==> flow/design.v <==
module Ram (
    input  wire        clka,
    input  wire        ena,
    input  wire [ 3:0] wea,
    input  wire [ 2:0] addra,
    input  wire [31:0] dina,
    output reg  [31:0] douta
);
reg [31:0] mem [0:7];
integer b;
always @(posedge clka) begin
    if (ena) begin
        for (b = 0; b < 4; b = b + 1) begin
            if (wea[b])
                mem[addra][b*8 +: 8] <= dina[b*8 +: 8];
        end
        douta <= {wea[3] ? dina[31:24] : mem[addra][31:24],
                  wea[2] ? dina[23:16] : mem[addra][23:16],
                  wea[1] ? dina[15: 8] : mem[addra][15: 8],
                  wea[0] ? dina[ 7: 0] : mem[addra][ 7: 0]};
    end
end
endmodule
module tagv_ram (
    input  wire        clka,
    input  wire        resetn,
    input  wire        ena,
    input  wire        wea,
    input  wire [ 2:0] addra,
    input  wire [25:0] dina,
    output reg  [25:0] douta
);
reg [24:0] tag_mem [0:7];
reg [ 7:0] v_mem;
always @(posedge clka) begin
    if (ena & wea)
        tag_mem[addra] <= dina[25:1];
end
always @(posedge clka) begin
    if (!resetn)
        v_mem <= 8'b0;
    else if (ena & wea)
        v_mem[addra] <= dina[0];
end
always @(posedge clka) begin
    if (ena)
        douta <= wea ? dina : {tag_mem[addra], v_mem[addra]};
end
endmodule
module cache(
    input  wire         clk,
    input  wire         resetn,
    input  wire         valid,
    input  wire         op,
    input  wire [ 2: 0] index,
    input  wire [24: 0] tag,
    input  wire [ 3: 0] offset,
    input  wire [ 3: 0] wstrb,
    input  wire [31: 0] wdata,
    output wire         addr_ok,
    output wire         data_ok,
    output wire [31: 0] rdata,
    output wire         rd_req,
    output wire [ 2: 0] rd_type,
    output wire [31: 0] rd_addr,
    input  wire         rd_rdy,
    input  wire         ret_valid,
    input  wire         ret_last,
    input  wire [31: 0] ret_data,
    output wire         wr_req,
    output wire [ 2: 0] wr_type,
    output wire [31: 0] wr_addr,
    output wire [ 3: 0] wr_wstrb,
    output wire [127:0] wr_data,
    input  wire         wr_rdy
);
parameter idle = 3'b000,lookup = 3'b001,miss = 3'b010,replace = 3'b011,refill = 3'b100;
reg op_reg; 
reg [ 2:0] index_reg;
reg [24:0] tag_reg;
reg [ 3:0] offset_reg;
reg [ 3:0] wstrb_reg;
reg [31:0] wdata_reg;
reg [2:0] state_main;
wire way0_hit;
wire way1_hit;
wire cache_hit;
wire [31:0] way0_load_word;
wire [31:0] way1_load_word;
wire load_res;
wire random; 
wire replace_data;
wire replace_tag;
wire replace_v;
wire replace_d;
reg [1:0] return_num;
reg w_way_reg;
reg [2:0] w_index_reg;
reg [3:0] w_offset_reg;
reg [3:0] w_wstrb_reg;
reg [31:0] w_data_reg;
wire [24:0] way0_tag;
wire way0_v;
wire wea_tagv0;
wire [2:0] addra_tagv0;
wire [25:0] dina_tagv0;
assign wea_tagv0 = ret_valid & ret_last & ~replace_way;
assign addra_tagv0 = ({3{state_main == lookup  || state_main == idle}} & index)
                 | ({3{state_main == miss || state_main == replace || state_main == refill}} & index_reg);
assign dina_tagv0 = {tag_reg,1'b1};                 
tagv_ram tagv_ram_way0 (
  .clka(clk),     
  .resetn(resetn),
  .ena(1'b1),       
  .wea(wea_tagv0),       
  .addra(addra_tagv0),   
  .dina(dina_tagv0),     
  .douta({way0_tag,way0_v})   
);
reg [7:0] way0_d_reg;
wire way0_d;
assign way0_d = way0_d_reg[index_reg];
always@(posedge clk)begin
    if(!resetn)
        way0_d_reg <= 8'b0;
    else if(wr_state & ~w_way_reg)
        way0_d_reg[w_index_reg] <= 1'b1;
    else if(state_main == refill & ret_valid & ret_last &~replace_way)
        way0_d_reg[index_reg] <= op_reg;    
end
wire [127:0] way0_data;
wire [2:0] addra_way0_bank0;
wire [3:0] wea_way0_bank0;
wire [31:0] dina_way0_bank0;
wire [2:0] addra_way0_bank1;
wire [3:0] wea_way0_bank1;
wire [31:0] dina_way0_bank1;
wire [2:0] addra_way0_bank3;
wire [3:0] wea_way0_bank3;
wire [31:0] dina_way0_bank3;
wire [2:0] addra_way0_bank2;
wire [3:0] wea_way0_bank2;
wire [31:0] dina_way0_bank2;
assign addra_way0_bank0 = (wr_state & ~w_offset_reg[3]&~w_offset_reg[2]) ? w_index_reg : 
                        addr_ok ? index : index_reg ;
assign wea_way0_bank0 = ({4{wr_state & ~w_offset_reg[3]&~w_offset_reg[2] & ~w_way_reg}} & w_wstrb_reg ) 
                     |({4{state_main == refill & (return_num == 2'd0) & ret_valid & ~replace_way}}); 
assign dina_way0_bank0 = ({32{wr_state}} & w_data_reg)  
                      | ({32{state_main == refill}})& (
                       ~offset_reg[3]&~offset_reg[2] & op_reg ? {
                                        wstrb_reg[3] ? wdata_reg[31:24] : ret_data[31:24],
                                        wstrb_reg[2] ? wdata_reg[23:16] : ret_data[23:16],
                                        wstrb_reg[1] ? wdata_reg[15: 8] : ret_data[15: 8],
                                        wstrb_reg[0] ? wdata_reg[ 7: 0] : ret_data[ 7: 0]
                                    } : ret_data);
Ram bank0_ram_way0 (  
  .clka(clk),     
  .ena(1'b1),       
  .wea(wea_way0_bank0),       
  .addra(addra_way0_bank0),   
  .dina(dina_way0_bank0),     
  .douta(way0_data[31:0])   
);
assign addra_way0_bank1 = (wr_state & ~w_offset_reg[3]&w_offset_reg[2]) ? w_index_reg : 
                        addr_ok ? index : index_reg ;
assign wea_way0_bank1 = ({4{wr_state & ~w_offset_reg[3]&w_offset_reg[2] & ~w_way_reg}} & w_wstrb_reg ) 
                     |({4{state_main == refill & (return_num == 2'd1) & ret_valid & ~replace_way}}); 
assign dina_way0_bank1 = ({32{wr_state}} & w_data_reg)  
                      | ({32{state_main == refill}})& (
                       ~offset_reg[3]& offset_reg[2] & op_reg ? {
                                        wstrb_reg[3] ? wdata_reg[31:24] : ret_data[31:24],
                                        wstrb_reg[2] ? wdata_reg[23:16] : ret_data[23:16],
                                        wstrb_reg[1] ? wdata_reg[15: 8] : ret_data[15: 8],
                                        wstrb_reg[0] ? wdata_reg[ 7: 0] : ret_data[ 7: 0]
                                    } : ret_data);
Ram bank1_ram_way0 (
  .clka(clk),     
  .ena(1'b1),       
  .wea(wea_way0_bank1),       
  .addra(addra_way0_bank1),   
  .dina(dina_way0_bank1),     
  .douta(way0_data[63:32])   
);
assign addra_way0_bank2 = (wr_state & w_offset_reg[3]&~w_offset_reg[2]) ? w_index_reg : 
                        addr_ok ? index : index_reg ;
assign wea_way0_bank2 = ({4{wr_state & w_offset_reg[3]&~w_offset_reg[2] & ~w_way_reg}} & w_wstrb_reg ) 
                     |({4{state_main == refill & (return_num == 2'd2) & ret_valid & ~replace_way}}); 
assign dina_way0_bank2 = ({32{wr_state}} & w_data_reg)  
                      | ({32{state_main == refill}})& (
                       offset_reg[3]&~offset_reg[2] & op_reg ? {
                                        wstrb_reg[3] ? wdata_reg[31:24] : ret_data[31:24],
                                        wstrb_reg[2] ? wdata_reg[23:16] : ret_data[23:16],
                                        wstrb_reg[1] ? wdata_reg[15: 8] : ret_data[15: 8],
                                        wstrb_reg[0] ? wdata_reg[ 7: 0] : ret_data[ 7: 0]
                                    } : ret_data);
Ram bank2_ram_way0 (
  .clka(clk),     
  .ena(1'b1),       
  .wea(wea_way0_bank2),       
  .addra(addra_way0_bank2),   
  .dina(dina_way0_bank2),     
  .douta(way0_data[95:64])   
);
assign addra_way0_bank3 = (wr_state & w_offset_reg[3]&w_offset_reg[2]) ? w_index_reg : 
                        addr_ok ? index : index_reg ;
assign wea_way0_bank3 = ({4{wr_state & w_offset_reg[3]&w_offset_reg[2] & ~w_way_reg}} & w_wstrb_reg ) 
                     |({4{state_main == refill & (return_num ==2'd3) & ret_valid & ~replace_way}}); 
assign dina_way0_bank3 = ({32{wr_state}} & w_data_reg)  
                      | (({32{state_main == refill}})& (
                       offset_reg[3]&offset_reg[2] & op_reg ? {
                                        wstrb_reg[3] ? wdata_reg[31:24] : ret_data[31:24],
                                        wstrb_reg[2] ? wdata_reg[23:16] : ret_data[23:16],
                                        wstrb_reg[1] ? wdata_reg[15: 8] : ret_data[15: 8],
                                        wstrb_reg[0] ? wdata_reg[ 7: 0] : ret_data[ 7: 0]
                                    } : ret_data));
Ram bank3_ram_way0 (
  .clka(clk),     
  .ena(1'b1),       
  .wea(wea_way0_bank3),       
  .addra(addra_way0_bank3),   
  .dina(dina_way0_bank3),     
  .douta(way0_data[127:96])   
);
wire [24:0] way1_tag;
wire way1_v;
wire wea_tagv1;
wire [2:0] addra_tagv1;
wire [25:0] dina_tagv1;
assign wea_tagv1 = ret_valid & ret_last & replace_way;
assign addra_tagv1 = ({3{state_main == lookup  || state_main == idle}} & index)
                 | ({3{state_main == miss || state_main == replace || state_main == refill}} & index_reg);
assign dina_tagv1 = {tag_reg,1'b1};                 
tagv_ram tagv_ram_way1 (
  .clka(clk),     
  .resetn(resetn),
  .ena(1'b1),       
  .wea(wea_tagv1),       
  .addra(addra_tagv1),   
  .dina(dina_tagv1),     
  .douta({way1_tag,way1_v})   
);
reg [7:0] way1_d_reg;
wire way1_d;
assign way1_d = way1_d_reg[index_reg];
always@(posedge clk)begin
    if(!resetn)
        way1_d_reg <= 8'b0;
    else if(wr_state & w_way_reg)
        way1_d_reg[w_index_reg] <= 1'b1;
    else if(state_main == refill & ret_valid & ret_last & replace_way)
        way1_d_reg[index_reg] <= op_reg;    
end
wire [127:0] way1_data;
wire [2:0] addra_way1_bank0;
wire [3:0] wea_way1_bank0;
wire [31:0] dina_way1_bank0;
wire [2:0] addra_way1_bank1;
wire [3:0] wea_way1_bank1;
wire [31:0] dina_way1_bank1;
wire [2:0] addra_way1_bank3;
wire [3:0] wea_way1_bank3;
wire [31:0] dina_way1_bank3;
wire [2:0] addra_way1_bank2;
wire [3:0] wea_way1_bank2;
wire [31:0] dina_way1_bank2;
assign addra_way1_bank0 = (wr_state & ~w_offset_reg[3]&~w_offset_reg[2]) ? w_index_reg : 
                        addr_ok ? index : index_reg ;
assign wea_way1_bank0 = ({4{wr_state & ~w_offset_reg[3]&~w_offset_reg[2] & w_way_reg}} & w_wstrb_reg ) 
                     |({4{state_main == refill & (return_num == 2'd0) & ret_valid & replace_way}}); 
assign dina_way1_bank0 = ({32{wr_state}} & w_data_reg)  
                      | ({32{state_main == refill}})& (
                       ~offset_reg[3]&~offset_reg[2] & op_reg ? {
                                        wstrb_reg[3] ? wdata_reg[31:24] : ret_data[31:24],
                                        wstrb_reg[2] ? wdata_reg[23:16] : ret_data[23:16],
                                        wstrb_reg[1] ? wdata_reg[15: 8] : ret_data[15: 8],
                                        wstrb_reg[0] ? wdata_reg[ 7: 0] : ret_data[ 7: 0]
                                    } : ret_data);
Ram bank0_ram_way1 (  
  .clka(clk),     
  .ena(1'b1),       
  .wea(wea_way1_bank0),       
  .addra(addra_way1_bank0),   
  .dina(dina_way1_bank0),     
  .douta(way1_data[31:0])   
);
assign addra_way1_bank1 = (wr_state & ~w_offset_reg[3]&w_offset_reg[2]) ? w_index_reg : 
                        addr_ok ? index : index_reg ;
assign wea_way1_bank1 = ({4{wr_state & ~w_offset_reg[3]&w_offset_reg[2] & w_way_reg}} & w_wstrb_reg ) 
                     |({4{state_main == refill & (return_num == 2'd1) & ret_valid & replace_way}}); 
assign dina_way1_bank1 = ({32{wr_state}} & w_data_reg)  
                      | ({32{state_main == refill}})& (
                       ~offset_reg[3]&offset_reg[2] & op_reg ? {
                                        wstrb_reg[3] ? wdata_reg[31:24] : ret_data[31:24],
                                        wstrb_reg[2] ? wdata_reg[23:16] : ret_data[23:16],
                                        wstrb_reg[1] ? wdata_reg[15: 8] : ret_data[15: 8],
                                        wstrb_reg[0] ? wdata_reg[ 7: 0] : ret_data[ 7: 0]
                                    } : ret_data);
Ram bank1_ram_way1 (
  .clka(clk),     
  .ena(1'b1),       
  .wea(wea_way1_bank1),       
  .addra(addra_way1_bank1),   
  .dina(dina_way1_bank1),     
  .douta(way1_data[63:32])   
);
assign addra_way1_bank2 = (wr_state & w_offset_reg[3]&~w_offset_reg[2]) ? w_index_reg : 
                        addr_ok ? index : index_reg ;
assign wea_way1_bank2 = ({4{wr_state & w_offset_reg[3]&~w_offset_reg[2] & w_way_reg}} & w_wstrb_reg ) 
                     |({4{state_main == refill & (return_num == 2'd2) & ret_valid & replace_way}}); 
assign dina_way1_bank2 = ({32{wr_state}} & w_data_reg)  
                      | ({32{state_main == refill}})& (
                       offset_reg[3]&~offset_reg[2] & op_reg ? {
                                        wstrb_reg[3] ? wdata_reg[31:24] : ret_data[31:24],
                                        wstrb_reg[2] ? wdata_reg[23:16] : ret_data[23:16],
                                        wstrb_reg[1] ? wdata_reg[15: 8] : ret_data[15: 8],
                                        wstrb_reg[0] ? wdata_reg[ 7: 0] : ret_data[ 7: 0]
                                    } : ret_data);
Ram bank2_ram_way1 (
  .clka(clk),     
  .ena(1'b1),       
  .wea(wea_way1_bank2),       
  .addra(addra_way1_bank2),   
  .dina(dina_way1_bank2),     
  .douta(way1_data[95:64])   
);
assign addra_way1_bank3 = (wr_state & w_offset_reg[3]&w_offset_reg[2]) ? w_index_reg : 
                        addr_ok ? index : index_reg ;
assign wea_way1_bank3 = ({4{wr_state & w_offset_reg[3]&w_offset_reg[2] & w_way_reg}} & w_wstrb_reg ) 
                     |({4{state_main == refill & (return_num == 2'd3) & ret_valid & replace_way}}); 
assign dina_way1_bank3 = ({32{wr_state}} & w_data_reg)  
                      | ({32{state_main == refill}})& (
                       (offset_reg[3]&offset_reg[2] & op_reg) ? {
                                        wstrb_reg[3] ? wdata_reg[31:24] : ret_data[31:24],
                                        wstrb_reg[2] ? wdata_reg[23:16] : ret_data[23:16],
                                        wstrb_reg[1] ? wdata_reg[15: 8] : ret_data[15: 8],
                                        wstrb_reg[0] ? wdata_reg[ 7: 0] : ret_data[ 7: 0]
                                    } : ret_data);
Ram bank3_ram_way1 (
  .clka(clk),     
  .ena(1'b1),       
  .wea(wea_way1_bank3),       
  .addra(addra_way1_bank3),   
  .dina(dina_way1_bank3),     
  .douta(way1_data[127:96])   
);
always@(posedge clk)begin
    if(!resetn)begin
        op_reg <= 1'b0; 
        index_reg <= 3'b0; 
        tag_reg <= 25'b0; 
        offset_reg <= 4'b0; 
        wstrb_reg <= 4'b0; 
        wdata_reg   <= 32'b0; 
    end
    else if((state_main == idle & valid & !hit_write_cf) |
            (state_main == lookup & (cache_hit & valid & (op | (!op & !hit_write_cf) ))))begin
        op_reg <= op; 
        index_reg <= index; 
        tag_reg <= tag; 
        offset_reg <= offset; 
        wstrb_reg <= wstrb; 
        wdata_reg   <= wdata;         
    end
end
assign way0_hit = way0_v && {way0_tag == tag_reg};
assign way1_hit = way1_v && {way1_tag == tag_reg};
assign cache_hit = way0_hit || way1_hit;
assign way0_load_word = way0_data[offset_reg[3:2]*32 +: 32];
assign way1_load_word = way1_data[offset_reg[3:2]*32 +: 32];
assign load_res = {32{way0_hit}} & way0_load_word
                | {32{way1_hit}} & way1_load_word
                | {32{~cache_hit}} & ret_data;
LFSR u_lfsr(
    .clk(clk),
    .reset(!resetn),
    .lfsr_bit(random)
);                
reg replace_way; 
always@(posedge clk)begin
    if(!resetn)begin
        replace_way <= 1'b0;
    end
    else if(state_main == miss & wr_rdy)begin
        replace_way <= random;
    end
end
always@(posedge clk)begin
    if(!resetn | (state_main == replace && rd_rdy))
        return_num <= 2'b0;
    else if(ret_valid)begin
        return_num <= return_num + 2'b1;
    end
end
always@(posedge clk)begin
    if(!resetn)begin
        state_main <= idle;
    end
    else if(state_main == idle)begin
        if(valid & !hit_write_cf)begin
            state_main <= lookup;       
        end
    end
    else if(state_main == lookup)begin
        if(cache_hit & (!valid | (valid & hit_write_cf)))begin
            state_main <= idle;
        end    
        else if(!cache_hit)begin
            state_main <= miss;
        end 
    end
    else if(state_main == miss)begin
        if(wr_rdy)begin
            state_main <= replace;
        end
    end
    else if(state_main == replace)begin
        if(rd_rdy)begin
            state_main <= refill;
        end
    end
    else if(state_main == refill)begin
        if(ret_valid & ret_last)begin
            state_main <= idle;
        end
    end
    else 
        state_main <= idle;
end
reg wr_state;
wire hit_write_sign;
wire hit_write_cf;
assign hit_write_sign = (state_main == lookup) & op_reg & cache_hit;
assign hit_write_cf = ( (state_main == lookup) & op_reg & (!op & valid) & ({tag,index,offset} == {tag_reg,index_reg,offset_reg}) ) 
                    | ( wr_state & (!op & valid) & (offset[3:2] == w_offset_reg[3:2]));
always@(posedge clk)begin
    if(!resetn)begin
        wr_state <= 1'b0;
        w_way_reg <= 1'b0;
        w_index_reg <= 3'b0;
        w_offset_reg <= 4'b0;
        w_wstrb_reg <= 4'b0;
        w_data_reg <= 32'b0;
    end
    else if(~wr_state)begin
        if(hit_write_sign)begin
            wr_state <= 1'b1;
            w_way_reg <= way1_hit;
            w_index_reg <= index_reg;
            w_offset_reg <= offset_reg;
            w_wstrb_reg <= wstrb_reg;
            w_data_reg <= wdata_reg; 
        end 
    end
    else if(wr_state)begin
        if(hit_write_sign)begin
            w_way_reg <= way1_hit;
            w_index_reg <= index_reg;
            w_offset_reg <= offset_reg;
            w_wstrb_reg <= wstrb_reg;
            w_data_reg <= wdata_reg; 
        end
        else begin
            wr_state <= 1'b0;
        end    
    end
    else 
        wr_state <= 1'b0;
end
assign addr_ok = ((state_main == idle) & !hit_write_cf) || 
                 (state_main == lookup & (cache_hit & valid & (op | (!op & !hit_write_cf) ))); 
assign data_ok = (state_main == lookup & (cache_hit)) ||
                 (state_main == refill && ret_valid && return_num == offset_reg[3:2]);
assign rdata = ({32{state_main == lookup & way0_hit}} & way0_load_word)
             | ({32{state_main == lookup & way1_hit}} & way1_load_word)
             | ({32{state_main == refill}} & ret_data);                  
assign rd_req = (state_main == replace);
assign rd_type = 3'b100;
assign rd_addr = {tag_reg,index_reg,4'd0};
reg wr_req_reg;
assign wr_req = wr_req_reg & 
            ((replace_way) ? (way1_d & way1_v) : (way0_d & way0_v));
assign wr_type = 3'b100;
assign wr_addr = {(replace_way ? way1_tag : way0_tag),index_reg,4'd0};
assign wr_wstrb = 4'b1111;
assign wr_data = replace_way ? way1_data : way0_data;
always@(posedge clk)begin
    if(!resetn)
        wr_req_reg <= 1'b0;
    else if(state_main == miss & wr_rdy)
        wr_req_reg <= 1'b1;
    else if(wr_rdy)
        wr_req_reg <= 1'b0;
end                 
endmodule
module LFSR (
    input wire clk,
    input wire reset,
    output reg lfsr_bit
);
    reg [7:0] lfsr;
    always @(posedge clk) begin
        if (reset) begin
            lfsr <= 8'h1;  
        end else begin
            lfsr <= {lfsr[6:0], lfsr[7] ^ lfsr[5]};  
        end
    end
    always @(posedge clk) begin
        if (reset) begin
            lfsr_bit <= 1'b0;
        end else begin
            lfsr_bit <= lfsr[0];  
        end
    end
endmodule
### From RTL to reports: cache

What the tools print for cache, step after step.
Lines are those of the file above, counted from 1.
Library cell names are shortened.
Not given: -

| inputs | value |
|---|---|
| top module | cache |
| clock port | clk |
| cell library | sky130hd |
| library corner | tt_025C_1v80 |

### Word-level counts

Counts by Yosys on the flattened word-level netlist (proc, flatten, opt, wreduce; memories kept). Register bits leave out memories and registers merged into their read ports (data or address). Print and check cells are left out. Cells with the same type and inputs are merged into one.
Yosys's memory passes give these memory sizes; they may raise the number of words (mostly to a power of two), join words into wider ones and drop unused or constant bits.

| storage and ports | value |
|---|---|
| bits in writable memories | 2,448 |
| input port bits | 108 |
| bits in registers | 164 |
| memories | 10 |
| elaborated cells | 321 |
| word width x clocked read ports | 306 |

| cells by class | value |
|---|---|
| reductions and logical operators | 21 |
| multiplexer cells | 104 |
| add/sub/neg operators | 4 |
| equal/unequal tests | 17 |
| shift operators | 10 |
| bitwise logic cells | 131 |

Memories:

| memory | words | width | rd ports | wr ports | RTL line | text |
|---|---|---|---|---|---|---|
| bank0_ram_way0.mem | 8 | 32 | 1 | 1 | 9 | `reg [31:0] mem [0:7];` |
| bank0_ram_way1.mem | 8 | 32 | 1 | 1 | 9 |  |
| bank1_ram_way0.mem | 8 | 32 | 1 | 1 | 9 |  |
| bank1_ram_way1.mem | 8 | 32 | 1 | 1 | 9 |  |
| bank2_ram_way0.mem | 8 | 32 | 1 | 1 | 9 |  |
| bank2_ram_way1.mem | 8 | 32 | 1 | 1 | 9 |  |

Memories not listed: 4.

Operator list:

| operator | number |
|---|---|
| two-way mux 32 bit | 36 |
| variable part select 128 x 8 -> 32 bit | 2 |
| bitwise AND 32 bit | 8 |
| bitwise OR 32 bit | 6 |
| two-way mux 128 bit | 1 |
| two-way mux 25 bit | 3 |
| bitwise AND 1 bit | 71 |
| two-way mux 8 bit | 8 |
| two-way mux 3 bit | 18 |
| equality test 25 bit | 2 |
| bitwise AND 8 bit | 6 |
| bitwise OR 8 bit | 6 |
| two-way mux 1 bit | 38 |
| equality test 32 bit | 1 |
| bitwise AND 4 bit | 8 |
| bitwise OR 4 bit | 8 |
| variable part select 8 x 3 -> 1 bit | 4 |
| variable shift 1 x 4 -> 8 bit with constant A | 3 |
| inverter 8 bit | 3 |
| negation 3 -> 4 bit | 3 |
| variable shift 1 x 4 -> 8 bit | 1 |
| != test 4 bit with constant B | 2 |
| logical OR 1 bit | 6 |
| inverter 1 bit | 6 |
| nonzero test 2 bit | 3 |
| equality test 3 x 2 -> 1 bit with constant B | 2 |
| bitwise AND 3 bit | 2 |
| != test 6 x 4 -> 1 bit with constant B | 1 |

Other operator kinds: 16; their cells: 29.

### Logic depth

Longest topological path by Yosys (ltp), each cell counted once; first at word level (registers and memories cut), then after technology mapping (sequential cells cut; the memories' decode and read muxes count).

| depth | value |
|---|---|
| depth in word-level cells | 13 |
| ABC_AREA | 0 |
| mapped depth | 18 |
| mapped depth without buffers | 11 |

### Netlist

The flow's flattened synthesis, as Yosys stat reports it; memories are mapped. The netlist is that of the ABC_AREA named above (0 if unset); the other value can give another one.
The area totals of this step are shown rounded.

Cell types:

| type | number | total area (um2) |
|---|---|---|
| edfxtp_1 | 2,448 | 7.35E+04 |
| mux4_2 | 624 | 1.41E+04 |
| mux2i_1 | 710 | 7.11E+03 |
| dfxtp_1 | 178 | 3.56E+03 |
| o21ai_0 | 212 | 1.06E+03 |
| clkbuf_1 | 228 | 855.821 |
| a211oi_1 | 111 | 833.299 |
| nand2_1 | 219 | 822.038 |
| nor3_1 | 146 | 730.701 |
| nor2_1 | 193 | 724.445 |
| a21oi_1 | 117 | 585.562 |
| xnor2_1 | 64 | 560.538 |
| mux2_2 | 29 | 326.563 |
| buf_2 | 59 | 295.283 |
| buf_1 | 70 | 262.752 |
| a22oi_1 | 32 | 240.23 |
| nor4_1 | 38 | 237.728 |
| buf_4 | 30 | 225.216 |

Other cell types: 62; their cells: 351.

| synthesis totals | value |
|---|---|
| cells in the netlist | 5,859 |
| cell area after synthesis | 109,000 um2 |
| sequential area | 77,100 um2 |
| mapped flip-flops | 2,626 |

By module: a second synthesis without flattening, with its own total; a netlist apart from the flattened one above.

| unflattened totals | value |
|---|---|
| cell total of the unflattened synthesis | 8,069 |
| area (unflattened synthesis) | 123,000 um2 |

Each row is one instance without its submodules.

By module:

| module | cells | instances | area (um2) |
|---|---|---|---|
| Ram | 664 | 8 | 11,400 |
| tagv_ram | 553 | 2 | 9,280 |
| cache | 1,634 | 1 | 13,400 |
| LFSR | 17 | 1 | 219 |

### Path before layout

OpenSTA on the mapped netlist: ideal clock, no wires. The path of least setup slack (recovery checks aside). Input and output delay are each 20% of the period. Register names are those of the netlist, which keeps one name where synthesis merged equal registers.

| path after synthesis | value |
|---|---|
| path kind | input-to-reg |
| from | input port tag[17] |
| to | memory bank1_ram_way1.mem[5][24] |
| driving pins on the path | 11 |
| buffers on the path | 2 |
| required time | 7.605 ns |
| period | 8.0 ns |
| path delay | 3.152 ns |
| slack | 3.248 ns |
| arrival time | 4.357 ns |
| external input delay | 1.600 ns |
| synthesis period reached | 4.752 ns |

"path delay" is the arrival time less input delay plus setup time.
"driving pins on the path": output pins that drive a net of the path, with the launching flip-flop's if there is one; two outputs of one cell count as two.
"synthesis period reached" is the clock period less the worst setup slack; recovery checks do not enter. This is arithmetic on one report: input and output delays are still those of the set period (20% each).
Between the ends stands the longest chain of elaborated cells between them, by number of cells; it is not shown to be the way that was timed. Of several equally long chains one is given.
A line is the first line of the expression or statement that the cell stems from. Yosys adds cells for indexed reads and writes and turns some case tables into memories.

| between the ends, after synthesis | value |
|---|---|
| cell sequence | xnor2_1 nand4_1 nor4_1 nand3_1 nand3_1 o22ai_1 or2_2 buf_1 o21a_1 buf_1 nor4_1 |
| length of the longest elaborated chain | 11 |
| elaborated cells on any way between the ends | 12 |
| classes of those cells | eq/ne: 1; mux: 2; logic: 7; reduce/logical: 2 |

Ends and longest elaborated chain, after synthesis:

| what | RTL line | text |
|---|---|---|
| from (decl) | 56 | `input  wire [24: 0] tag,` |
| equality test 32 bit | 433 | `assign hit_write_cf = ( (state_main == lookup) & op_reg & (!op & valid) & ({tag,index,offset} == {tag_reg,inde ...` |
| bitwise AND 1 bit | 433 |  |
| bitwise OR 1 bit | 433 |  |
| zero test 1 bit | 470 | `(state_main == lookup & (cache_hit & valid & (op \| (!op & !hit_write_cf) )));` |
| bitwise AND 1 bit | 470 |  |
| bitwise OR 1 bit | 470 |  |
| bitwise AND 1 bit x2 | 470 |  |
| logical OR 1 bit | 469 | `assign addr_ok = ((state_main == idle) & !hit_write_cf) \|\|` |
| two-way mux 3 bit | 287 | `addr_ok ? index : index_reg ;` |
| two-way mux 3 bit | 286 | `assign addra_way1_bank1 = (wr_state & ~w_offset_reg[3]&w_offset_reg[2]) ? w_index_reg :` |
| to (decl) | 9 | `reg [31:0] mem [0:7];` |

### Path in the finished layout

From the final timing report of run 2: the path of least setup slack in the routed layout; clock arrival at registers is part of the times.

| path after layout | value |
|---|---|
| path kind | reg-to-output |
| from | register (no name shown) |
| to | output port rdata[0] |
| external output delay | 1.54 ns |
| slack | 0.02 ns |
| driving pins on the path | 16 |
| period | 7.7 ns |
| buffers on the path | 5 |
| arrival time | 6.14 ns |
| required time | 6.16 ns |

| between the ends, after layout | value |
|---|---|
| cell sequence | dfxtp_4 buf_4 buf_12 mux4_2 mux2i_1 nor2_1 a211oi_1 nand4_1 nor4_4 buf_4 nand2_2 buf_4 nor2_1 a21oi_1 o21ai_1 clkdlybuf4s50_1 |

Ends and longest elaborated chain, after layout:

| what | RTL line | text |
|---|---|---|
| to (decl) | 62 | `output wire [31: 0] rdata,` |

No chain of elaborated cells between the ends is given.

4 stored runs of cache in the flow (synthesis by Yosys, layout by OpenROAD, sky130hd cells), in arbitrary order. Constraints: input delay and output delay 20% of the set period each, output load 0.01 pF.
The results are shown rounded.

#### Run 1

| setting | value |
|---|---|
| ABC_AREA | `1` |
| CAP_MARGIN | `35` |
| CELL_PAD_IN_SITES_DETAIL_PLACEMENT | `2` |
| CORE_UTILIZATION | `40` |
| CTS_CLUSTER_SIZE | `13` |
| GPL_TIMING_DRIVEN | `1` |
| HOLD_SLACK_MARGIN | `0.3` |
| MIN_ROUTING_LAYER | `met1` |
| SETUP_SLACK_MARGIN | `0.76` |
| period_ns | `4.4` |
| CORE_MARGIN | `2` |
| SLEW_MARGIN | `20` |

Stopped before the end: routing reported GRT-0232.

#### Run 2

| setting | value |
|---|---|
| CAP_MARGIN | `5` |
| CELL_PAD_IN_SITES_DETAIL_PLACEMENT | `2` |
| CORE_MARGIN | `3` |
| CORE_UTILIZATION | `41` |
| CTS_CLUSTER_DIAMETER | `191` |
| GPL_TIMING_DRIVEN | `1` |
| MIN_ROUTING_LAYER | `met1` |
| TNS_END_PERCENT | `55` |
| period_ns | `7.7` |
| SLEW_MARGIN | `20` |

| result | value |
|---|---|
| mapped cell area after synthesis | 109,000 um2 |
| area of the die | 271,000 um2 |
| standard-cell area after routing | 129,000 um2 |
| utilization of the finished layout | 48.9% |
| setup slack of the worst path | 0.020 ns |
| total negative slack on setup checks | 0.000 ns |
| worst hold slack in the final report | 0.441 ns |

#### Run 3

| setting | value |
|---|---|
| CAP_MARGIN | `15` |
| CORE_UTILIZATION | `26` |
| CTS_CLUSTER_DIAMETER | `340` |
| GPL_TIMING_DRIVEN | `1` |
| MAX_ROUTING_LAYER | `met5` |
| MIN_ROUTING_LAYER | `met1` |
| PLACE_DENSITY_LB_ADDON | `0.11` |
| SLEW_MARGIN | `15` |
| period_ns | `4.52` |
| CORE_MARGIN | `2` |

| result | value |
|---|---|
| mapped cell area after synthesis | 109,000 um2 |
| area of the die | 423,000 um2 |
| standard-cell area after routing | 140,000 um2 |
| utilization of the finished layout | 33.6% |
| setup slack of the worst path | -1.01 ns |
| total negative slack on setup checks | -1,050 ns |
| worst hold slack in the final report | 0.435 ns |

#### Run 4

| setting | value |
|---|---|
| ABC_AREA | `0` |
| CELL_PAD_IN_SITES_DETAIL_PLACEMENT | `0` |
| CORE_UTILIZATION | `23` |
| CTS_CLUSTER_DIAMETER | `299` |
| CTS_CLUSTER_SIZE | `49` |
| GPL_ROUTABILITY_DRIVEN | `0` |
| MIN_ROUTING_LAYER | `met2` |
| PLACE_DENSITY_LB_ADDON | `0.29` |
| period_ns | `4.46` |
| CAP_MARGIN | `20` |
| CORE_MARGIN | `2` |
| SLEW_MARGIN | `20` |

| result | value |
|---|---|
| mapped cell area after synthesis | 109,000 um2 |
| area of the die | 478,000 um2 |
| standard-cell area after routing | 135,000 um2 |
| utilization of the finished layout | 28.6% |
| setup slack of the worst path | -1.52 ns |
| total negative slack on setup checks | -1,770 ns |
| worst hold slack in the final report | 0.461 ns |
